==> flow/design.v <==
`timescale 1ns / 1ps
module vga(
	input logic clk,
	input logic reset,
	output logic hsync,
	output logic vsync,		
	output logic [9:0] hc,
	output logic [9:0] vc
	);
parameter hpixels = 800;  
parameter vlines = 521;   
parameter hpulse = 96; 	  
parameter vpulse = 2; 	  
parameter hbp = 144; 	  
parameter hfp = 784; 	  
parameter vbp = 31; 	  
parameter vfp = 511; 	  
always @( posedge clk )
begin
		if ( reset )
		begin
			hc <= 0;
			vc <= 0;
		end
		else
		if ( hc < hpixels - 1)
			hc <= hc + 1;
		else
		begin
			hc <= 0;
			if (vc < vlines - 1)
				vc <= vc + 1;
			else
				vc <= 0;
		end
	end
assign hsync = (hc < hpulse) ? 0:1;
assign vsync = (vc < vpulse) ? 0:1;
endmodule
module game(
    input logic clk,
    input logic [9:0] xpos,
    input logic [9:0] ypos,
    input logic rightmove,
    input logic leftmove,
    input logic reset,
    output logic [2:0] red,
    output logic [2:0] green,
    output logic [2:0] blue);
logic [8:0] paddlePosition;
logic [2:0] quadAr, quadBr;
always @(posedge clk)
begin
if ( reset == 1 )
paddlePosition = 280;
else if ( rightmove == 1 )
paddlePosition = paddlePosition + 3;
else if ( leftmove == 1 )
paddlePosition = paddlePosition - 3; 
end
logic [9:0] ballX;
logic [8:0] ballY;
logic ballXpos, ballYpos;
logic Xbounce, Ybounce;
wire endOfFrame = (xpos == 0 && ypos == 480);
integer b; 
always @(posedge clk) 
begin
 if (reset)
 begin
  ballX <= 0;
  ballY <= 0;
 end
 else if (endOfFrame) 
 begin 
  if (ballX == 0 && ballY == 0) 
  begin   
  ballX <= 25;
  ballY <= 280;  
  end
  else
   begin
   if (ballXpos ^ Xbounce) 
    ballX <= ballX + b;  
   else 
    ballX <= ballX - b;  
   if (ballYpos ^ Ybounce) 
    ballY <= ballY + b;   
   else
    ballY <= ballY - b;   
  end
 end 
end
logic [5:0] missTimer; 
logic brick_alive1;
logic brick_alive2;
logic brick_alive3;
logic brick_alive4;
logic brick_alive5;
logic brick_alive6;
logic brick_alive7;
logic brick_alive8;
logic brick_alive9; 
logic brick_alive10;
logic brick_alive11;
logic brick_alive12;
logic brick_alive13;
logic brick_alive14;
logic brick_alive15;
logic brick_alive16;
logic brick_alive17;
logic brick_alive18;
logic brick_alive19;
logic brick_alive20;
logic brick_alive21;
logic brick_alive22;
logic brick_alive23;
logic brick_alive24;
logic brick_alive25;
logic brick_alive26;
logic brick_alive27;
logic brick_alive28;
logic brick_alive29;
logic brick_alive30;
logic brick_alive31;
logic brick_alive32;
logic brick_alive33;
logic brick_alive34;
logic brick_alive35;
logic brick_alive36;
logic brick_alive37;
logic brick_alive38;  
logic brick_alive39;
logic brick_alive40;
logic brick_alive41;
logic brick_alive42;
logic brick_alive43;
logic brick_alive44;
logic brick_alive45; 
logic brick_alive46;
logic brick_alive47;
logic brick_alive48;
logic brick_alive49;
logic brick_alive50;
logic brick_alive51;
logic brick_alive52;
logic brick_alive53;
logic brick_alive54;
logic brick_alive55;
logic brick_alive56;
logic brick_alive57;
logic brick_alive58;
logic brick_alive59;
logic brick_alive60;
logic brick_alive61;
logic brick_alive62;
logic brick_alive63;
logic brick_alive64;
logic brick_alive65;
logic brick_alive66;
logic brick_alive67;
logic brick_alive68;
logic brick_alive69;
logic brick_alive70;
logic brick_alive71;
logic brick_alive72;
logic brick_alive73;
logic brick_alive74;
logic brick_alive75;
logic brick_alive76;
logic brick_alive77;
logic brick_alive78;
logic brick_alive79;
logic brick_alive80;
logic brick_alive81;
logic brick_alive82;
logic brick_alive83;
logic brick_alive84;
logic brick_alive85;
logic brick_alive86;
logic brick_alive87;
logic brick_alive88;
logic brick_alive89;
logic brick_alive90;
logic brick_alive91;
logic brick_alive92;
logic brick_alive93;
logic brick_alive94;
logic brick_alive95;
logic brick_alive96;
wire area = (xpos < 640 && ypos < 480);
wire top = (area && ypos <= 10);
wire bottom = (area && ypos >= 476);
wire left = (area && xpos <= 3);
wire right = (area && xpos >= 637);
wire border = (area && (left || right || top ));
wire brick1 = ((area && xpos >= 13 && xpos <=55 && ypos<=50 && ypos>=30)&& brick_alive1);
wire brick2 = ((area && xpos >= 65 && xpos <=107 && ypos<=50 && ypos>=30)&& brick_alive2);
wire brick3 = ((area && xpos >= 117 && xpos <=159 && ypos<=50 && ypos>=30)&& brick_alive3);
wire brick4 = ((area && xpos >= 169 && xpos <=211 && ypos<=50 && ypos>=30)&& brick_alive4);
wire brick5 = ((area && xpos >= 221 && xpos <=263 && ypos<=50 && ypos>=30)&& brick_alive5);
wire brick6 = ((area && xpos >= 273 && xpos <=315 && ypos<=50 && ypos>=30)&& brick_alive6);
wire brick7 = ((area && xpos >= 325 && xpos <=367 && ypos<=50 && ypos>=30)&& brick_alive7);
wire brick8 = ((area && xpos >= 377 && xpos <=419 && ypos<=50 && ypos>=30)&& brick_alive8);
wire brick9 = ((area && xpos >= 429 && xpos <=471 && ypos<=50 && ypos>=30)&& brick_alive9);
wire brick10 = ((area && xpos >= 481 && xpos <=523 && ypos<=50 && ypos>=30)&& brick_alive10);
wire brick11 = ((area && xpos >= 533 && xpos <=575 && ypos<=50 && ypos>=30)&& brick_alive11);
wire brick12 = ((area && xpos >= 585 && xpos <=627 && ypos<=50 && ypos>=30)&& brick_alive12);
wire brick13 = ((area && xpos >= 13 && xpos <=55 && ypos<=80 && ypos>=60)&& brick_alive13);
wire brick14 = ((area && xpos >= 65 && xpos <=107 && ypos<=80 && ypos>=60)&& brick_alive14);
wire brick15 = ((area && xpos >= 117 && xpos <=159 && ypos<=80 && ypos>=60)&& brick_alive15);
wire brick16 = ((area && xpos >= 169 && xpos <=211 && ypos<=80 && ypos>=60)&& brick_alive16);
wire brick17 = ((area && xpos >= 221 && xpos <=263 && ypos<=80 && ypos>=60)&& brick_alive17);
wire brick18 = ((area && xpos >= 273 && xpos <=315 && ypos<=80 && ypos>=60)&& brick_alive18);
wire brick19 = ((area && xpos >= 325 && xpos <=367 && ypos<=80 && ypos>=60)&& brick_alive19);
wire brick20 = ((area && xpos >= 377 && xpos <=419 && ypos<=80 && ypos>=60)&& brick_alive20);
wire brick21 = ((area && xpos >= 429 && xpos <=471 && ypos<=80 && ypos>=60)&& brick_alive21);
wire brick22 = ((area && xpos >= 481 && xpos <=523 && ypos<=80 && ypos>=60)&& brick_alive22);
wire brick23 = ((area && xpos >= 533 && xpos <=575 && ypos<=80 && ypos>=60)&& brick_alive23);
wire brick24 = ((area && xpos >= 585 && xpos <=627 && ypos<=80 && ypos>=60)&& brick_alive24);
wire brick25 = ((area && xpos >= 13 && xpos <=55 && ypos<=110 && ypos>=90)&& brick_alive25);
wire brick26 = ((area && xpos >= 65 && xpos <=107 && ypos<=110 && ypos>=90)&& brick_alive26);
wire brick27 = ((area && xpos >= 117 && xpos <=159 && ypos<=110 && ypos>=90)&& brick_alive27);
wire brick28 = ((area && xpos >= 169 && xpos <=211 && ypos<=110 && ypos>=90)&& brick_alive28);
wire brick29 = ((area && xpos >= 221 && xpos <=263 && ypos<=110 && ypos>=90)&& brick_alive29);
wire brick30 = ((area && xpos >= 273 && xpos <=315 && ypos<=110 && ypos>=90)&& brick_alive30);
wire brick31 = ((area && xpos >= 325 && xpos <=367 && ypos<=110 && ypos>=90)&& brick_alive31);
wire brick32 = ((area && xpos >= 377 && xpos <=419 && ypos<=110 && ypos>=90)&& brick_alive32);
wire brick33 = ((area && xpos >= 429 && xpos <=471 && ypos<=110 && ypos>=90)&& brick_alive33);
wire brick34 = ((area && xpos >= 481 && xpos <=523 && ypos<=110 && ypos>=90)&& brick_alive34);
wire brick35 = ((area && xpos >= 533 && xpos <=575 && ypos<=110 && ypos>=90)&& brick_alive35);
wire brick36 = ((area && xpos >= 585 && xpos <=627 && ypos<=110 && ypos>=90)&& brick_alive36);
wire brick37 = ((area && xpos >= 13 && xpos <=55 && ypos<=140 && ypos>=120)&& brick_alive37);
wire brick38 = ((area && xpos >= 65 && xpos <=107 && ypos<=140 && ypos>=120)&& brick_alive38);
wire brick39 = ((area && xpos >= 117 && xpos <=159 && ypos<=140 && ypos>=120)&& brick_alive39);
wire brick40 = ((area && xpos >= 169 && xpos <=211 && ypos<=140 && ypos>=120)&& brick_alive40);
wire brick41 = ((area && xpos >= 221 && xpos <=263 && ypos<=140 && ypos>=120)&& brick_alive41);
wire brick42 = ((area && xpos >= 273 && xpos <=315 && ypos<=140 && ypos>=120)&& brick_alive42);
wire brick43 = ((area && xpos >= 325 && xpos <=367 && ypos<=140 && ypos>=120)&& brick_alive43);
wire brick44 = ((area && xpos >= 377 && xpos <=419 && ypos<=140 && ypos>=120)&& brick_alive44);
wire brick45 = ((area && xpos >= 429 && xpos <=471 && ypos<=140 && ypos>=120)&& brick_alive45);
wire brick46 = ((area && xpos >= 481 && xpos <=523 && ypos<=140 && ypos>=120)&& brick_alive46);
wire brick47 = ((area && xpos >= 533 && xpos <=575 && ypos<=140 && ypos>=120)&& brick_alive47);
wire brick48 = ((area && xpos >= 585 && xpos <=627 && ypos<=140 && ypos>=120)&& brick_alive48);
wire brick49 = ((area && xpos >= 13 && xpos <=55 && ypos<=170 && ypos>=150)&& brick_alive49);
wire brick50 = ((area && xpos >= 65 && xpos <=107 && ypos<=170 && ypos>=150)&& brick_alive50);
wire brick51 = ((area && xpos >= 117 && xpos <=159 && ypos<=170 && ypos>=150)&& brick_alive51);
wire brick52 = ((area && xpos >= 169 && xpos <=211 && ypos<=170 && ypos>=150)&& brick_alive52);
wire brick53 = ((area && xpos >= 221 && xpos <=263 && ypos<=170 && ypos>=150)&& brick_alive53);
wire brick54 = ((area && xpos >= 273 && xpos <=315 && ypos<=170 && ypos>=150)&& brick_alive54);
wire brick55 = ((area && xpos >= 325 && xpos <=367 && ypos<=170 && ypos>=150)&& brick_alive55);
wire brick56 = ((area && xpos >= 377 && xpos <=419 && ypos<=170 && ypos>=150)&& brick_alive56);
wire brick57 = ((area && xpos >= 429 && xpos <=471 && ypos<=170 && ypos>=150)&& brick_alive57);
wire brick58 = ((area && xpos >= 481 && xpos <=523 && ypos<=170 && ypos>=150)&& brick_alive58);
wire brick59 = ((area && xpos >= 533 && xpos <=575 && ypos<=170 && ypos>=150)&& brick_alive59);
wire brick60 = ((area && xpos >= 585 && xpos <=627 && ypos<=170 && ypos>=150)&& brick_alive60);
wire brick61 = ((area && xpos >= 13 && xpos <=55 && ypos<=200 && ypos>=180)&& brick_alive61);
wire brick62 = ((area && xpos >= 65 && xpos <=107 && ypos<=200 && ypos>=180)&& brick_alive62);
wire brick63 = ((area && xpos >= 117 && xpos <=159 && ypos<=200 && ypos>=180)&& brick_alive63);
wire brick64 = ((area && xpos >= 169 && xpos <=211 && ypos<=200 && ypos>=180)&& brick_alive64);
wire brick65 = ((area && xpos >= 221 && xpos <=263 && ypos<=200 && ypos>=180)&& brick_alive65);
wire brick66 = ((area && xpos >= 273 && xpos <=315 && ypos<=200 && ypos>=180)&& brick_alive66);
wire brick67 = ((area && xpos >= 325 && xpos <=367 && ypos<=200 && ypos>=180)&& brick_alive67);
wire brick68 = ((area && xpos >= 377 && xpos <=419 && ypos<=200 && ypos>=180)&& brick_alive68);
wire brick69 = ((area && xpos >= 429 && xpos <=471 && ypos<=200 && ypos>=180)&& brick_alive69);
wire brick70 = ((area && xpos >= 481 && xpos <=523 && ypos<=200 && ypos>=180)&& brick_alive70);
wire brick71 = ((area && xpos >= 533 && xpos <=575 && ypos<=200 && ypos>=180)&& brick_alive71);
wire brick72 = ((area && xpos >= 585 && xpos <=627 && ypos<=200 && ypos>=180)&& brick_alive72);
wire brick73 = ((area && xpos >= 13 && xpos <=55 && ypos<=230 && ypos>=210)&& brick_alive73);
wire brick74 = ((area && xpos >= 65 && xpos <=107 && ypos<=230 && ypos>=210)&& brick_alive74);
wire brick75 = ((area && xpos >= 117 && xpos <=159 && ypos<=230 && ypos>=210)&& brick_alive75);
wire brick76 = ((area && xpos >= 169 && xpos <=211 && ypos<=230 && ypos>=210)&& brick_alive76);
wire brick77 = ((area && xpos >= 221 && xpos <=263 && ypos<=230 && ypos>=210)&& brick_alive77);
wire brick78 = ((area && xpos >= 273 && xpos <=315 && ypos<=230 && ypos>=210)&& brick_alive78);
wire brick79 = ((area && xpos >= 325 && xpos <=367 && ypos<=230 && ypos>=210)&& brick_alive79);
wire brick80 = ((area && xpos >= 377 && xpos <=419 && ypos<=230 && ypos>=210)&& brick_alive80);
wire brick81 = ((area && xpos >= 429 && xpos <=471 && ypos<=230 && ypos>=210)&& brick_alive81);
wire brick82 = ((area && xpos >= 481 && xpos <=523 && ypos<=230 && ypos>=210)&& brick_alive82);
wire brick83 = ((area && xpos >= 533 && xpos <=575 && ypos<=230 && ypos>=210)&& brick_alive83);
wire brick84 = ((area && xpos >= 585 && xpos <=627 && ypos<=230 && ypos>=210)&& brick_alive84);
wire brick85 = ((area && xpos >= 13 && xpos <=55 && ypos<=260 && ypos>=240)&& brick_alive85);
wire brick86 = ((area && xpos >= 65 && xpos <=107 && ypos<=260 && ypos>=240)&& brick_alive86);
wire brick87 = ((area && xpos >= 117 && xpos <=159 && ypos<=260 && ypos>=240)&& brick_alive87);
wire brick88 = ((area && xpos >= 169 && xpos <=211 && ypos<=260 && ypos>=240)&& brick_alive88);
wire brick89 = ((area && xpos >= 221 && xpos <=263 && ypos<=260 && ypos>=240)&& brick_alive89);
wire brick90 = ((area && xpos >= 273 && xpos <=315 && ypos<=260 && ypos>=240)&& brick_alive90);
wire brick91 = ((area && xpos >= 325 && xpos <=367 && ypos<=260 && ypos>=240)&& brick_alive91);
wire brick92 = ((area && xpos >= 377 && xpos <=419 && ypos<=260 && ypos>=240)&& brick_alive92);
wire brick93 = ((area && xpos >= 429 && xpos <=471 && ypos<=260 && ypos>=240)&& brick_alive93);
wire brick94 = ((area && xpos >= 481 && xpos <=523 && ypos<=260 && ypos>=240)&& brick_alive94);
wire brick95 = ((area && xpos >= 533 && xpos <=575 && ypos<=260 && ypos>=240)&& brick_alive95);
wire brick96 = ((area && xpos >= 585 && xpos <=627 && ypos<=260 && ypos>=240)&& brick_alive96);
integer a;
wire paddle = (xpos >= paddlePosition+4 && xpos <= paddlePosition+80+a && ypos >= 440 && ypos <= 447); 
wire ball = (xpos >= ballX && xpos <= ballX+5 && ypos >= ballY && ypos <= ballY+5); 
wire background = (area && !(border || paddle || ball));
wire missed = area && missTimer != 0;
wire reditems = (missed || border || paddle || ball || brick1 || brick2 || brick3 || brick4 || brick5 || brick6 || brick7 || brick8 
                                                 || brick9 || brick10 || brick11 || brick12 || brick13 || brick14 || brick15 || brick16 
                 || brick17 || brick18 || brick19 || brick20 || brick21 || brick22 || brick23 || brick24 
                 || brick73 || brick74 || brick75 || brick76 || brick77 || brick78 || brick79 || brick80 
                 || brick81 || brick82 || brick83 || brick84 || brick85 || brick86 || brick87 || brick88 
                 || brick89 || brick90 || brick91 || brick92 || brick93 || brick94 || brick95 || brick96);
wire greenitems = (missed ||  border || paddle ||ball || brick25 || brick26 || brick27 || brick28 || brick29 || brick32
                                  || brick33 || brick34 || brick35 || brick36 || brick37 || brick38 || brick39 || brick40 
                                  || brick41 || brick42 || brick43 || brick44 || brick45 || brick46 || brick47 || brick48 
                                  || brick49 || brick50 || brick51 || brick52 || brick53 || brick54 || brick55 || brick56 
                                  || brick57 || brick58 || brick59 || brick60 || brick61 || brick62 || brick63 || brick64 
                                  || brick65 || brick66 || brick67 || brick68 || brick69 || brick70 || brick71 || brick72 
                                  || brick73 || brick74 || brick75 || brick76 || brick77 || brick78 || brick79 || brick80 
                                  || brick81 || brick82 || brick83 || brick84 || brick85 || brick86 || brick87 || brick88 
                                  || brick89 || brick90 || brick91 || brick92 || brick93 || brick94 || brick95 || brick96);
wire blueitems = (missed ||  border || paddle || ball || brick25 || brick26 || brick27 || brick28 || brick29 || brick30 || brick31 || brick32 
                                                   || brick33 || brick34 || brick35 || brick36 || brick37 || brick38 || brick39 || brick40 
                                                 || brick41 || brick42 || brick43 || brick44 || brick45 || brick46 || brick47 || brick48);
wire red1 = reditems & 1;
wire green1 = greenitems & 1;
wire blue1 = blueitems & 1;
assign red  = { reditems,red1, red1};
assign green =  { greenitems, green1, green1 };
assign blue  =  { blueitems, blue1, blue1 };
always @(posedge clk)
begin
 if (reset)
  begin
  Xbounce <= 0;
  Ybounce <= 0;
  missTimer <= 0;
  ballXpos <= 1;
  ballYpos <= 1;
a = 4;
b = 3;
brick_alive1=1;
brick_alive2=1;
brick_alive3=1;
brick_alive4=1;
brick_alive5=1;
brick_alive6=1;
brick_alive7=1;
brick_alive8=1;
brick_alive9=1; 
brick_alive10=1;
brick_alive11=1;
brick_alive12=1;
brick_alive13=1;
brick_alive14=1;
brick_alive15=1;
brick_alive16=1;
brick_alive17=1;
brick_alive18=1;
brick_alive19=1;
brick_alive20=1;
brick_alive21=1;
brick_alive22=1;
brick_alive23=1;
brick_alive24=1;
brick_alive25=1;
brick_alive26=1;
brick_alive27=1;
brick_alive28=1;
brick_alive29=1;
brick_alive30=1;
brick_alive31=1;
brick_alive32=1;
brick_alive33=1;
brick_alive34=1;
brick_alive35=1;
brick_alive36=1;
brick_alive37=1;
brick_alive38=1;  
brick_alive39=1;
brick_alive40=1;
brick_alive41=1;
brick_alive42=1;
brick_alive43=1;
brick_alive44=1;
brick_alive45=1; 
brick_alive46=1;
brick_alive47=1;
brick_alive48=1;
brick_alive49=1;
brick_alive50=1;
brick_alive51=1;
brick_alive52=1;
brick_alive53=1;
brick_alive54=1;
brick_alive55=1;
brick_alive56=1;
brick_alive57=1;
brick_alive58=1;
brick_alive59=1;
brick_alive60=1;
brick_alive61=1;
brick_alive62=1;
brick_alive63=1;
brick_alive64=1;
brick_alive65=1;
brick_alive66=1;
brick_alive67=1;
brick_alive68=1;
brick_alive69=1;
brick_alive70=1;
brick_alive71=1;
brick_alive72=1;
brick_alive73=1;
brick_alive74=1;
brick_alive75=1;
brick_alive76=1;
brick_alive77=1;
brick_alive78=1;
brick_alive79=1;
brick_alive80=1;
brick_alive81=1;
brick_alive82=1;
brick_alive83=1;
brick_alive84=1;
brick_alive85=1;
brick_alive86=1;
brick_alive87=1;
brick_alive88=1;
brick_alive89=1;
brick_alive90=1;
brick_alive91=1;
brick_alive92=1;
brick_alive93=1;
brick_alive94=1;
brick_alive95=1;
brick_alive96=1;
  end
 else if (!endOfFrame)
  begin
  if (ball && (left || right))
   Xbounce <= 1;
  if (ball && (top || bottom || (paddle && ballYpos)))
   Ybounce <= 1;
  if (ball && bottom)
   missTimer <= 60; 
     if (ball && (area && xpos >= 13 && xpos <=55 && ypos<=50 && ypos>=30)) 
     brick_alive1 = 0;
     if (ball && (area && xpos >= 65 && xpos <=107 && ypos<=50 && ypos>=30)) 
     brick_alive2=0;
     if (ball&& (area && xpos >= 117 && xpos <=159 && ypos<=50 && ypos>=30))
     brick_alive3=0;
     if ( ball && (area && xpos >= 169 && xpos <=211 && ypos<=50 && ypos>=30)) 
    brick_alive4=0;
     if ( ball && (area && xpos >= 221 && xpos <=263 && ypos<=50 && ypos>=30)) 
    brick_alive5=0;
     if ( ball&& (area && xpos >= 273 && xpos <=315 && ypos<=50 && ypos>=30)) 
    brick_alive6=0;
     if (ball&& (area && xpos >= 325 && xpos <=367 && ypos<=50 && ypos>=30)) begin
    brick_alive7=0;
    end
     if ( ball&& (area && xpos >= 377 && xpos <=419 && ypos<=50 && ypos>=30)) begin
    brick_alive8=0;
    end
     if ( ball&& (area && xpos >= 429 && xpos <=471 && ypos<=50 && ypos>=30)) begin
    brick_alive9=0;
    end
     if ( ball && (area && xpos >= 481 && xpos <=523 && ypos<=50 && ypos>=30)) begin
    brick_alive10=0;
    end
     if ( ball && (area && xpos >= 533 && xpos <=575 && ypos<=50 && ypos>=30)) begin
    brick_alive11=0;
    end
     if ( ball && (area && xpos >= 585 && xpos <=627 && ypos<=50 && ypos>=30)) begin
    brick_alive12=0;
    end
     if (ball && (area && xpos >= 13 && xpos <=55 && ypos<=80 && ypos>=60))begin
     brick_alive13 = 0;
    end
     if (ball && (area && xpos >= 65 && xpos <=107 && ypos<=80 && ypos>=60)) begin
     brick_alive14=0;
    end
     if (ball&& (area && xpos >= 117 && xpos <=159 && ypos<=80 && ypos>=60))begin
     brick_alive15=0;
    end
     if ( ball && (area && xpos >= 169 && xpos <=211 && ypos<=80 && ypos>=60)) begin
    brick_alive16=0;
    end
     if ( ball && (area && xpos >= 221 && xpos <=263 && ypos<=80 && ypos>=60)) begin
    brick_alive17=0;
    end
     if ( ball&& (area && xpos >= 273 && xpos <=315 && ypos<=80 && ypos>=60)) begin
    brick_alive18=0;
    end
     if (ball&& (area && xpos >= 325 && xpos <=367 && ypos<=80 && ypos>=60)) begin
    brick_alive19=0;
    end
     if ( ball&& (area && xpos >= 377 && xpos <=419 && ypos<=80 && ypos>=60)) begin
    brick_alive20=0;
    end
     if ( ball&& (area && xpos >= 429 && xpos <=471 && ypos<=80 && ypos>=60)) begin
    brick_alive21=0;
    end
     if ( ball && (area && xpos >= 481 && xpos <=523 && ypos<=80 && ypos>=60)) begin
    brick_alive22=0;
    end
     if ( ball && (area && xpos >= 533 && xpos <=575 && ypos<=80 && ypos>=60)) begin
    brick_alive23=0;
    end
     if ( ball && (area && xpos >= 585 && xpos <=627 && ypos<=80 && ypos>=60)) begin
    brick_alive24=0;
    end
     if (ball && (area && xpos >= 13 && xpos <=55 && ypos<=110 && ypos>=90)) begin
     brick_alive25 = 0;
    end
     if (ball && (area && xpos >= 65 && xpos <=107 && ypos<=110 && ypos>=90)) begin
     brick_alive26=0;
    end
     if (ball&& (area && xpos >= 117 && xpos <=159 && ypos<=110 && ypos>=90))begin
     brick_alive27=0;
    end
     if ( ball && (area && xpos >= 169 && xpos <=211 && ypos<=110 && ypos>=90)) begin
    brick_alive28=0;
    end
     if ( ball && (area && xpos >= 221 && xpos <=263 && ypos<=110 && ypos>=90)) begin
    brick_alive29=0;
    end
     if ( ball&& (area && xpos >= 273 && xpos <=315 && ypos<=110 && ypos>=90)) begin
    brick_alive30=0;
    a=40;
    end
     if (ball&& (area && xpos >= 325 && xpos <=367 && ypos<=110 && ypos>=90)) begin
    brick_alive31=0;
    b=5;
    end
     if ( ball&& (area && xpos >= 377 && xpos <=419 && ypos<=110 && ypos>=90)) begin
    brick_alive32=0;
    end
     if ( ball&& (area && xpos >= 429 && xpos <=471 && ypos<=110 && ypos>=90)) begin
    brick_alive33=0;
    end
     if ( ball && (area && xpos >= 481 && xpos <=523 && ypos<=110 && ypos>=90)) begin
    brick_alive34=0;
    end
     if ( ball && (area && xpos >= 533 && xpos <=575 && ypos<=110 && ypos>=90)) begin
    brick_alive35=0;
    end
     if ( ball && (area && xpos >= 585 && xpos <=627 && ypos<=110 && ypos>=90)) begin
    brick_alive36=0;
    end
     if (ball && (area && xpos >= 13 && xpos <=55 && ypos<=140 && ypos>=120))begin
     brick_alive37 = 0;
    end
     if (ball && (area && xpos >= 65 && xpos <=107 && ypos<=140 && ypos>=120)) begin
     brick_alive38=0;
    end
     if (ball&& (area && xpos >= 117 && xpos <=159 && ypos<=140 && ypos>=120))begin
     brick_alive39=0;
    end
     if ( ball && (area && xpos >= 169 && xpos <=211 && ypos<=140 && ypos>=120)) begin
    brick_alive40=0;
    end
     if ( ball && (area && xpos >= 221 && xpos <=263 && ypos<=140 && ypos>=120)) begin
    brick_alive41=0;
    end
     if ( ball&& (area && xpos >= 273 && xpos <=315 && ypos<=140 && ypos>=120)) begin
    brick_alive42=0;
    end
     if (ball&& (area && xpos >= 325 && xpos <=367 && ypos<=140 && ypos>=120)) begin
    brick_alive43=0;
    end
     if ( ball&& (area && xpos >= 377 && xpos <=419 && ypos<=140 && ypos>=120)) begin
    brick_alive44=0;
    end
     if ( ball&& (area && xpos >= 429 && xpos <=471 && ypos<=140 && ypos>=120)) begin
    brick_alive45=0;
    end
     if ( ball && (area && xpos >= 481 && xpos <=523 && ypos<=140 && ypos>=120)) begin
    brick_alive46=0;
    end
     if ( ball && (area && xpos >= 533 && xpos <=575 && ypos<=140 && ypos>=120)) begin
    brick_alive47=0;
    end
     if ( ball && (area && xpos >= 585 && xpos <=627 && ypos<=140 && ypos>=120)) begin
    brick_alive48=0;
    end
     if (ball && (area && xpos >= 13 && xpos <=55 && ypos<=170 && ypos>=150)) begin
     brick_alive49 = 0;
    end
     if (ball && (area && xpos >= 65 && xpos <=107 && ypos<=170 && ypos>=150)) begin
     brick_alive50=0;
    end
     if (ball&& (area && xpos >= 117 && xpos <=159 && ypos<=170 && ypos>=150))begin
     brick_alive51=0;
    end
     if ( ball && (area && xpos >= 169 && xpos <=211 && ypos<=170 && ypos>=150)) begin
    brick_alive52=0;
    end
     if ( ball && (area && xpos >= 221 && xpos <=263 && ypos<=170 && ypos>=150)) begin
    brick_alive53=0;
    end
     if ( ball&& (area && xpos >= 273 && xpos <=315 && ypos<=170 && ypos>=150)) begin
    brick_alive54=0;
    end
     if (ball&& (area && xpos >= 325 && xpos <=367 && ypos<=170 && ypos>=150)) begin
    brick_alive55=0;
    end
     if ( ball&& (area && xpos >= 377 && xpos <=419 && ypos<=170 && ypos>=150)) begin
    brick_alive56=0;
    end
     if ( ball&& (area && xpos >= 429 && xpos <=471 && ypos<=170 && ypos>=150)) begin
    brick_alive57=0;
    end
     if ( ball && (area && xpos >= 481 && xpos <=523 && ypos<=170 && ypos>=150)) begin
    brick_alive58=0;
    end
     if ( ball && (area && xpos >= 533 && xpos <=575 && ypos<=170 && ypos>=150)) begin
    brick_alive59=0;
    end
     if ( ball && (area && xpos >= 585 && xpos <=627 && ypos<=170 && ypos>=150)) begin
    brick_alive60=0;
    end
     if (ball && (area && xpos >= 13 && xpos <=55 && ypos<=200 && ypos>=180)) begin
     brick_alive61 = 0;
    end
     if (ball && (area && xpos >= 65 && xpos <=107 && ypos<=200 && ypos>=180)) begin
     brick_alive62=0;
    end
     if (ball&& (area && xpos >= 117 && xpos <=159 && ypos<=200 && ypos>=180))begin
     brick_alive63=0;
    end
     if ( ball && (area && xpos >= 169 && xpos <=211 && ypos<=200 && ypos>=180)) begin
    brick_alive64=0;
    end
     if ( ball && (area && xpos >= 221 && xpos <=263 && ypos<=200 && ypos>=180)) begin
    brick_alive65=0;
    end
     if ( ball&& (area && xpos >= 273 && xpos <=315 && ypos<=200 && ypos>=180)) begin
    brick_alive66=0;
    end
     if (ball&& (area && xpos >= 325 && xpos <=367 && ypos<=200 && ypos>=180)) begin
    brick_alive67=0;
    end
     if ( ball&& (area && xpos >= 377 && xpos <=419 && ypos<=200 && ypos>=180)) begin
    brick_alive68=0;
    end
     if ( ball&& (area && xpos >= 429 && xpos <=471 && ypos<=200 && ypos>=180)) begin
    brick_alive69=0;   
    end
     if ( ball && (area && xpos >= 481 && xpos <=523 && ypos<=200 && ypos>=180)) begin
    brick_alive70=0;
    end
     if ( ball && (area && xpos >= 533 && xpos <=575 && ypos<=200 && ypos>=180)) begin
    brick_alive71=0;
    end
     if ( ball && (area && xpos >= 585 && xpos <=627 && ypos<=200 && ypos>=180)) begin
    brick_alive72=0;
    end
     if (ball && (area && xpos >= 13 && xpos <=55 && ypos<=230 && ypos>=210)) begin
     brick_alive73 =0;
    end
     if (ball && (area && xpos >= 65 && xpos <=107 && ypos<=230 && ypos>=210)) begin
     brick_alive74=0;
    end
     if (ball&& (area && xpos >= 117 && xpos <=159 && ypos<=230 && ypos>=210))begin
     brick_alive75=0;
    end
     if ( ball && (area && xpos >= 169 && xpos <=211 && ypos<=230 && ypos>=210)) begin
    brick_alive76=0;
    end
     if ( ball && (area && xpos >= 221 && xpos <=263 && ypos<=230 && ypos>=210)) begin
    brick_alive77=0;
    end
     if ( ball&& (area && xpos >= 273 && xpos <=315 && ypos<=230 && ypos>=210)) begin
    brick_alive78=0;
    end
     if (ball&& (area && xpos >= 325 && xpos <=367 && ypos<=230 && ypos>=210)) begin
    brick_alive79=0;
    end
     if ( ball&& (area && xpos >= 377 && xpos <=419 && ypos<=230 && ypos>=210)) begin
    brick_alive80=0;
    end
     if ( ball&& (area && xpos >= 429 && xpos <=471 && ypos<=230 && ypos>=210)) begin
    brick_alive81=0;
    end
     if ( ball && (area && xpos >= 481 && xpos <=523 && ypos<=230 && ypos>=210)) begin
    brick_alive82=0;
    end
     if ( ball && (area && xpos >= 533 && xpos <=575 && ypos<=230 && ypos>=210)) begin
    brick_alive83=0;
    end
     if ( ball && (area && xpos >= 585 && xpos <=627 && ypos<=230 && ypos>=210)) begin
    brick_alive84=0;
    end
     if (ball && (area && xpos >= 13 && xpos <=55 && ypos<=260 && ypos>=240)) begin
     brick_alive85 = 0;
    end
     if (ball && (area && xpos >= 65 && xpos <=107 && ypos<=260 && ypos>=240)) begin
     brick_alive86=0;
    end
     if (ball&& (area && xpos >= 117 && xpos <=159 && ypos<=260 && ypos>=240))begin
     brick_alive87=0;
    end
     if ( ball && (area && xpos >= 169 && xpos <=211 && ypos<=260 && ypos>=240)) begin
    brick_alive88=0;
    end
     if ( ball && (area && xpos >= 221 && xpos <=263 && ypos<=260 && ypos>=240)) begin
    brick_alive89=0;
    end
     if ( ball&& (area && xpos >= 273 && xpos <=315 && ypos<=260 && ypos>=240)) begin
    brick_alive90=0;
    end
     if (ball&& (area && xpos >= 325 && xpos <=367 && ypos<=260 && ypos>=240)) begin
    brick_alive91=0;
    end
     if ( ball&& (area && xpos >= 377 && xpos <=419 && ypos<=260 && ypos>=240)) begin
    brick_alive92=0;
    end
     if ( ball&& (area && xpos >= 429 && xpos <=471 && ypos<=260 && ypos>=240)) begin
    brick_alive93=0;
    end
     if ( ball && (area && xpos >= 481 && xpos <=523 && ypos<=260 && ypos>=240)) begin
    brick_alive94=0;
    end
     if ( ball && (area && xpos >= 533 && xpos <=575 && ypos<=260 && ypos>=240)) begin
    brick_alive95=0;
    end
     if ( ball && (area && xpos >= 585 && xpos <=627 && ypos<=260 && ypos>=240)) begin
    brick_alive96=0;
    end    
 end
  else 
  begin
  if (ballX == 0 && ballY == 0)
   begin 
   ballXpos <= 1;
   ballYpos <= 1;
   Xbounce <= 0;
   Ybounce <= 0;
  end 
  else 
  begin
   if (Xbounce)
    ballXpos <= ~ballXpos;
   if (Ybounce)
    ballYpos <= ~ballYpos;   
   Xbounce <= 0; 
   Ybounce <= 0; 
   if (missTimer != 0)
    missTimer <= missTimer - 1;
  end
 end
end  
endmodule
module breakout(
    input logic clk,
    input logic right,
    input logic left,
    input logic reset,
    output logic [2:0] red,
    output logic [2:0] green,
    output logic [2:0] blue,
    output logic hsync,
    output logic vsync
    );
logic [9:0] xpos;
logic [9:0] ypos;
vga signal_generator_inst(clk, reset, hsync, vsync, xpos, ypos);
game game_inst(clk, xpos, ypos, right, left, reset, red, green, blue);                                                                  
endmodule
* Reports on breakout
What the tools print for breakout, step after step. Lines are those of the file above, counted from 1. A cell with -- has no value.
Inputs: top breakout, clock input clk, standard-cell library sky130hd, library corner tt_025C_1v80

* Word level
Source: Yosys, flattened and elaborated, memories not mapped. Widths are those after wreduce. Registers that Yosys merges into a memory's read port (data or address) are not register bits. Print and check cells do not count. Equal cells are merged and count once.
Storage and ports: register bits after elaboration 158
Operators by class: add/sub/neg operators 14, $lt $le $gt $ge 58, eq/ne operators 3, muxes and demuxes 17, bitwise logic cells 6, reductions and logical operators 680
Operator list (count):
- 1-bit logical AND | 427
- 2-bit AND reduction | 98
- 1-bit logical OR | 144
- 10-bit by 32-bit less-or-equal comparator with 1-bit output | 3
- 10-bit by 9-bit >= comparator with 1-bit output (second input constant) | 7
- 10-bit by 9-bit less-or-equal comparator with 1-bit output (second input constant) | 7
- 10-bit by 8-bit >= comparator with 1-bit output (second input constant) | 6
- 10-bit by 8-bit less-or-equal comparator with 1-bit output (second input constant) | 6
- 10-bit by 7-bit >= comparator with 1-bit output (second input constant) | 4
- 9-bit 2-to-1 mux | 4
- 10-bit by 32-bit >= comparator with 1-bit output | 1
- 10-bit >= comparator (second input constant) | 3
- 10-bit less-or-equal comparator (second input constant) | 3
- 10-bit less-than comparator (second input constant) | 3
- 10-bit by 7-bit less-or-equal comparator with 1-bit output (second input constant) | 3
- 10-bit 2-to-1 mux | 3
- 6-bit 2-to-1 mux | 4
- 10-bit by 1-bit adder with 10-bit output (second input constant) | 2
- 10-bit by 6-bit less-or-equal comparator with 1-bit output (second input constant) | 2
- 10-bit logical NOT | 2
- 9-bit by 3-bit adder with 10-bit output (second input constant) | 2
- 10-bit by 3-bit adder with 11-bit output (second input constant) | 1
- 10-bit by 6-bit adder with 11-bit output | 1
- 10-bit >= comparator | 1
- 10-bit by 2-bit less-or-equal comparator with 1-bit output (second input constant) | 1
- 10-bit by 2-bit less-than comparator with 1-bit output (second input constant) | 1
- 10-bit by 3-bit adder with 10-bit output | 1
- 10-bit by 3-bit subtractor with 10-bit output | 1
Other operator kinds: 23; their cells: 37.

* Depth
Yosys ltp: most cells in a row. Word level: on the elaborated netlist, between registers, memories and ports. Mapped: between sequential cells and ports; inverters and the memories' decode and read muxes count.
Depth: depth after elaboration 79, ABC_AREA 0, mapped depth 16, gate-level depth less buffers 15

* Synthesis result
The flow's flattened synthesis, as Yosys stat reports it; memories are mapped. The netlist is that of the ABC_AREA named above (0 if unset); the other value can give another one. Totals and module areas in this step are rounded.
Cells by type (count):
- sky130_fd_sc_hd__dfxtp_1 | 156
- sky130_fd_sc_hd__ha_1 | 95
- sky130_fd_sc_hd__a21o_1 | 63
- sky130_fd_sc_hd__nand2_1 | 109
- sky130_fd_sc_hd__xnor2_1 | 43
- sky130_fd_sc_hd__o21ai_0 | 66
- sky130_fd_sc_hd__nand2b_1 | 51
- sky130_fd_sc_hd__nor2_1 | 82
- sky130_fd_sc_hd__a21oi_1 | 57
- sky130_fd_sc_hd__xor2_1 | 29
- sky130_fd_sc_hd__inv_1 | 53
- sky130_fd_sc_hd__nand3_1 | 39
- sky130_fd_sc_hd__buf_4 | 18
- sky130_fd_sc_hd__a22oi_1 | 17
- sky130_fd_sc_hd__nor3_1 | 25
- sky130_fd_sc_hd__nand4_1 | 18
- sky130_fd_sc_hd__a222oi_1 | 11
- sky130_fd_sc_hd__buf_2 | 20
Not listed: further types 64, cells in them 237.
Synthesis totals: mapped cells 1189, chip area (Yosys) 10050 um^2, mapped flip-flops 156, buffer cells 69
The figures by module come from a second, unflattened synthesis with its own total; it is not the netlist above.
Unflattened totals: cells (unflattened synthesis) 1197, area (unflattened synthesis) 9882 um^2
Rows give one instance, submodules left out.
By module:
- game | times used 1, cells 1092, area 8976 um^2
- vga | times used 1, cells 105, area 905.9 um^2
- breakout | times used 1, cells 0, area 0.0 um^2

* Worst setup path after synthesis
Path of least setup slack by OpenSTA after synthesis, without wires, with an ideal clock, recovery checks aside; 20% of the period is set as input and as output delay. Where synthesis merged equal registers, the netlist keeps one of their names.
Timing path post-synthesis: path kind register to output, start reg game_inst.paddlePosition[2], end out green[0], clock period 8.0 ns, arrival 3.189 ns, setup slack 3.211 ns, delay of the path 3.189 ns, stages on the path 16, path buffers 1, period reached after synthesis 4.789 ns
"delay of the path" is the arrival time less input delay plus setup time. A path that ends at an output port has no setup time. "stages on the path" counts driving pins, that of a launching flip-flop among them; a cell with two outputs on the path counts twice. "period reached after synthesis" = period - worst setup slack (recovery checks aside). The figure is calculated, with input and output delays left at 20% of the set period. The rows between start and end are the longest chain of elaborated cells between them; the timing report does not say that the signal goes this way. Where chains are equally long, one stands for them. A line is the first line of the expression or statement that the cell stems from. Yosys adds cells for indexed reads and writes and turns some case tables into memories. At most two assigning lines are given for a register; there are more.
Between the ends, post-synthesis: cell sequence sky130_fd_sc_hd__dfxtp_1 -> sky130_fd_sc_hd__ha_1 -> sky130_fd_sc_hd__fa_1 -> sky130_fd_sc_hd__nor2_1 -> sky130_fd_sc_hd__nor2_1 -> sky130_fd_sc_hd__o31ai_1 -> sky130_fd_sc_hd__xor2_1 -> sky130_fd_sc_hd__ha_1 -> sky130_fd_sc_hd__nand3_1 -> sky130_fd_sc_hd__a211o_1 -> sky130_fd_sc_hd__a221oi_1 -> sky130_fd_sc_hd__a2111oi_0 -> sky130_fd_sc_hd__a211oi_1 -> sky130_fd_sc_hd__nor4b_2 -> sky130_fd_sc_hd__nand4_1 -> sky130_fd_sc_hd__buf_4, cells in the longest elaborated chain 78, elaborated cells between the ends (all ways) 80, those cells by class 3 x add/sub; 2 x compare; 75 x reduce/logical
RTL lines, path post-synthesis:
- start: declaration | line 50 | logic [8:0] paddlePosition;
- start: assignment | line 57 | paddlePosition = paddlePosition + 3;
- start: assignment | line 59 | paddlePosition = paddlePosition - 3;
- 9-bit by 7-bit adder with 10-bit output | line 294 | wire paddle = (xpos >= paddlePosition+4 && xpos <= paddlePosition+80+a && ypos >= 440 && ypos <= 447);
- 10-bit by 6-bit adder with 11-bit output | line 294
- 10-bit by 32-bit less-or-equal comparator with 1-bit output | line 294
- 1-bit logical AND (3 in a row) | line 294
- 1-bit logical OR (72 in a row) | line 304 | wire greenitems = (missed ||  border || paddle ||ball || brick25 || brick26 || brick27 || brick28 || brick29 | ...
- end: declaration | line 752 | output logic [2:0] green,

* Worst path after layout
From the final timing report of flow run 1: the path of least setup slack in the routed layout; clock arrival at registers is part of the times.
Timing path post-layout: path kind register to output, start reg game_inst.a[2], end out blue[2], clock period 4.91 ns, arrival 3.77 ns, setup slack 0.16 ns, stages on the path 18, path buffers 2
The rows between start and end are the longest chain of elaborated cells between them; the timing report does not say that the signal goes this way. Where chains are equally long, one stands for them.
Between the ends, post-layout: cell sequence sky130_fd_sc_hd__dfxtp_2 -> sky130_fd_sc_hd__ha_4 -> sky130_fd_sc_hd__fa_2 -> sky130_fd_sc_hd__nor2_2 -> sky130_fd_sc_hd__nor2_2 -> sky130_fd_sc_hd__o31ai_2 -> sky130_fd_sc_hd__xor2_1 -> sky130_fd_sc_hd__ha_1 -> sky130_fd_sc_hd__nand3_2 -> sky130_fd_sc_hd__o22ai_1 -> sky130_fd_sc_hd__nor3_1 -> sky130_fd_sc_hd__a221oi_2 -> sky130_fd_sc_hd__a2111oi_2 -> sky130_fd_sc_hd__a211oi_2 -> sky130_fd_sc_hd__buf_4 -> sky130_fd_sc_hd__nor4b_4 -> sky130_fd_sc_hd__o21ai_2 -> sky130_fd_sc_hd__clkdlybuf4s15_2, cells in the longest elaborated chain 31, elaborated cells between the ends (all ways) 31, those cells by class 1 x add/sub; 1 x compare; 29 x reduce/logical
RTL lines, path post-layout:
- start: declaration | line 293 | integer a;
- start: assignment | line 331 | a = 4;
- start: assignment | line 521 | a=40;
- 10-bit by 6-bit adder with 11-bit output | line 294 | wire paddle = (xpos >= paddlePosition+4 && xpos <= paddlePosition+80+a && ypos >= 440 && ypos <= 447);
- 10-bit by 32-bit less-or-equal comparator with 1-bit output | line 294
- 1-bit logical AND (3 in a row) | line 294
- 1-bit logical OR (26 in a row) | line 313 | wire blueitems = (missed ||  border || paddle || ball || brick25 || brick26 || brick27 || brick28 || brick29 | ...
- end: declaration | line 753 | output logic [2:0] blue,

Subject: flow runs of breakout

Hi,

4 stored runs of breakout in the flow (synthesis by Yosys, layout by OpenROAD, sky130hd cells), in arbitrary order. Constraints: input delay and output delay 20% of the set period each, output load 0.01 pF.
Results are given in rounded form.

* Flow run 1 | settings: CORE_UTILIZATION 40; period_ns 4.91; CAP_MARGIN 20; CORE_MARGIN 2; SLEW_MARGIN 20 | results: lowest setup slack 0.162 ns; utilization after layout 44.8 %; full die area 26420 um^2; chip area after synthesis (Yosys) 10050 um^2
* Flow run 2 | settings: ABC_AREA 1; CAP_MARGIN 40; CELL_PAD_IN_SITES_DETAIL_PLACEMENT 1; CELL_PAD_IN_SITES_GLOBAL_PLACEMENT 1; CORE_ASPECT_RATIO 1.16; CORE_UTILIZATION 40; CTS_CLUSTER_DIAMETER 291; GPL_ROUTABILITY_DRIVEN 1; HOLD_SLACK_MARGIN -0.02; MAX_ROUTING_LAYER met4; SETUP_SLACK_MARGIN -0.57; period_ns 8.0; CORE_MARGIN 2; SLEW_MARGIN 20 | results: lowest setup slack 1.887 ns; utilization after layout 43.9 %; full die area 29380 um^2; chip area after synthesis (Yosys) 11210 um^2
* Flow run 3 | settings: CORE_UTILIZATION 47; period_ns 6.49; CAP_MARGIN 20; CORE_MARGIN 2; SLEW_MARGIN 20 | results: lowest setup slack 0.468 ns; utilization after layout 51.4 %; full die area 22580 um^2; chip area after synthesis (Yosys) 10050 um^2
* Flow run 4 | settings: ABC_AREA 1; CORE_UTILIZATION 40; CTS_CLUSTER_DIAMETER 291; MAX_ROUTING_LAYER met4; period_ns 8.0; CAP_MARGIN 20; CORE_MARGIN 2; SLEW_MARGIN 20 | results: lowest setup slack 1.885 ns; utilization after layout 43.9 %; full die area 29370 um^2; chip area after synthesis (Yosys) 11210 um^2

Regards
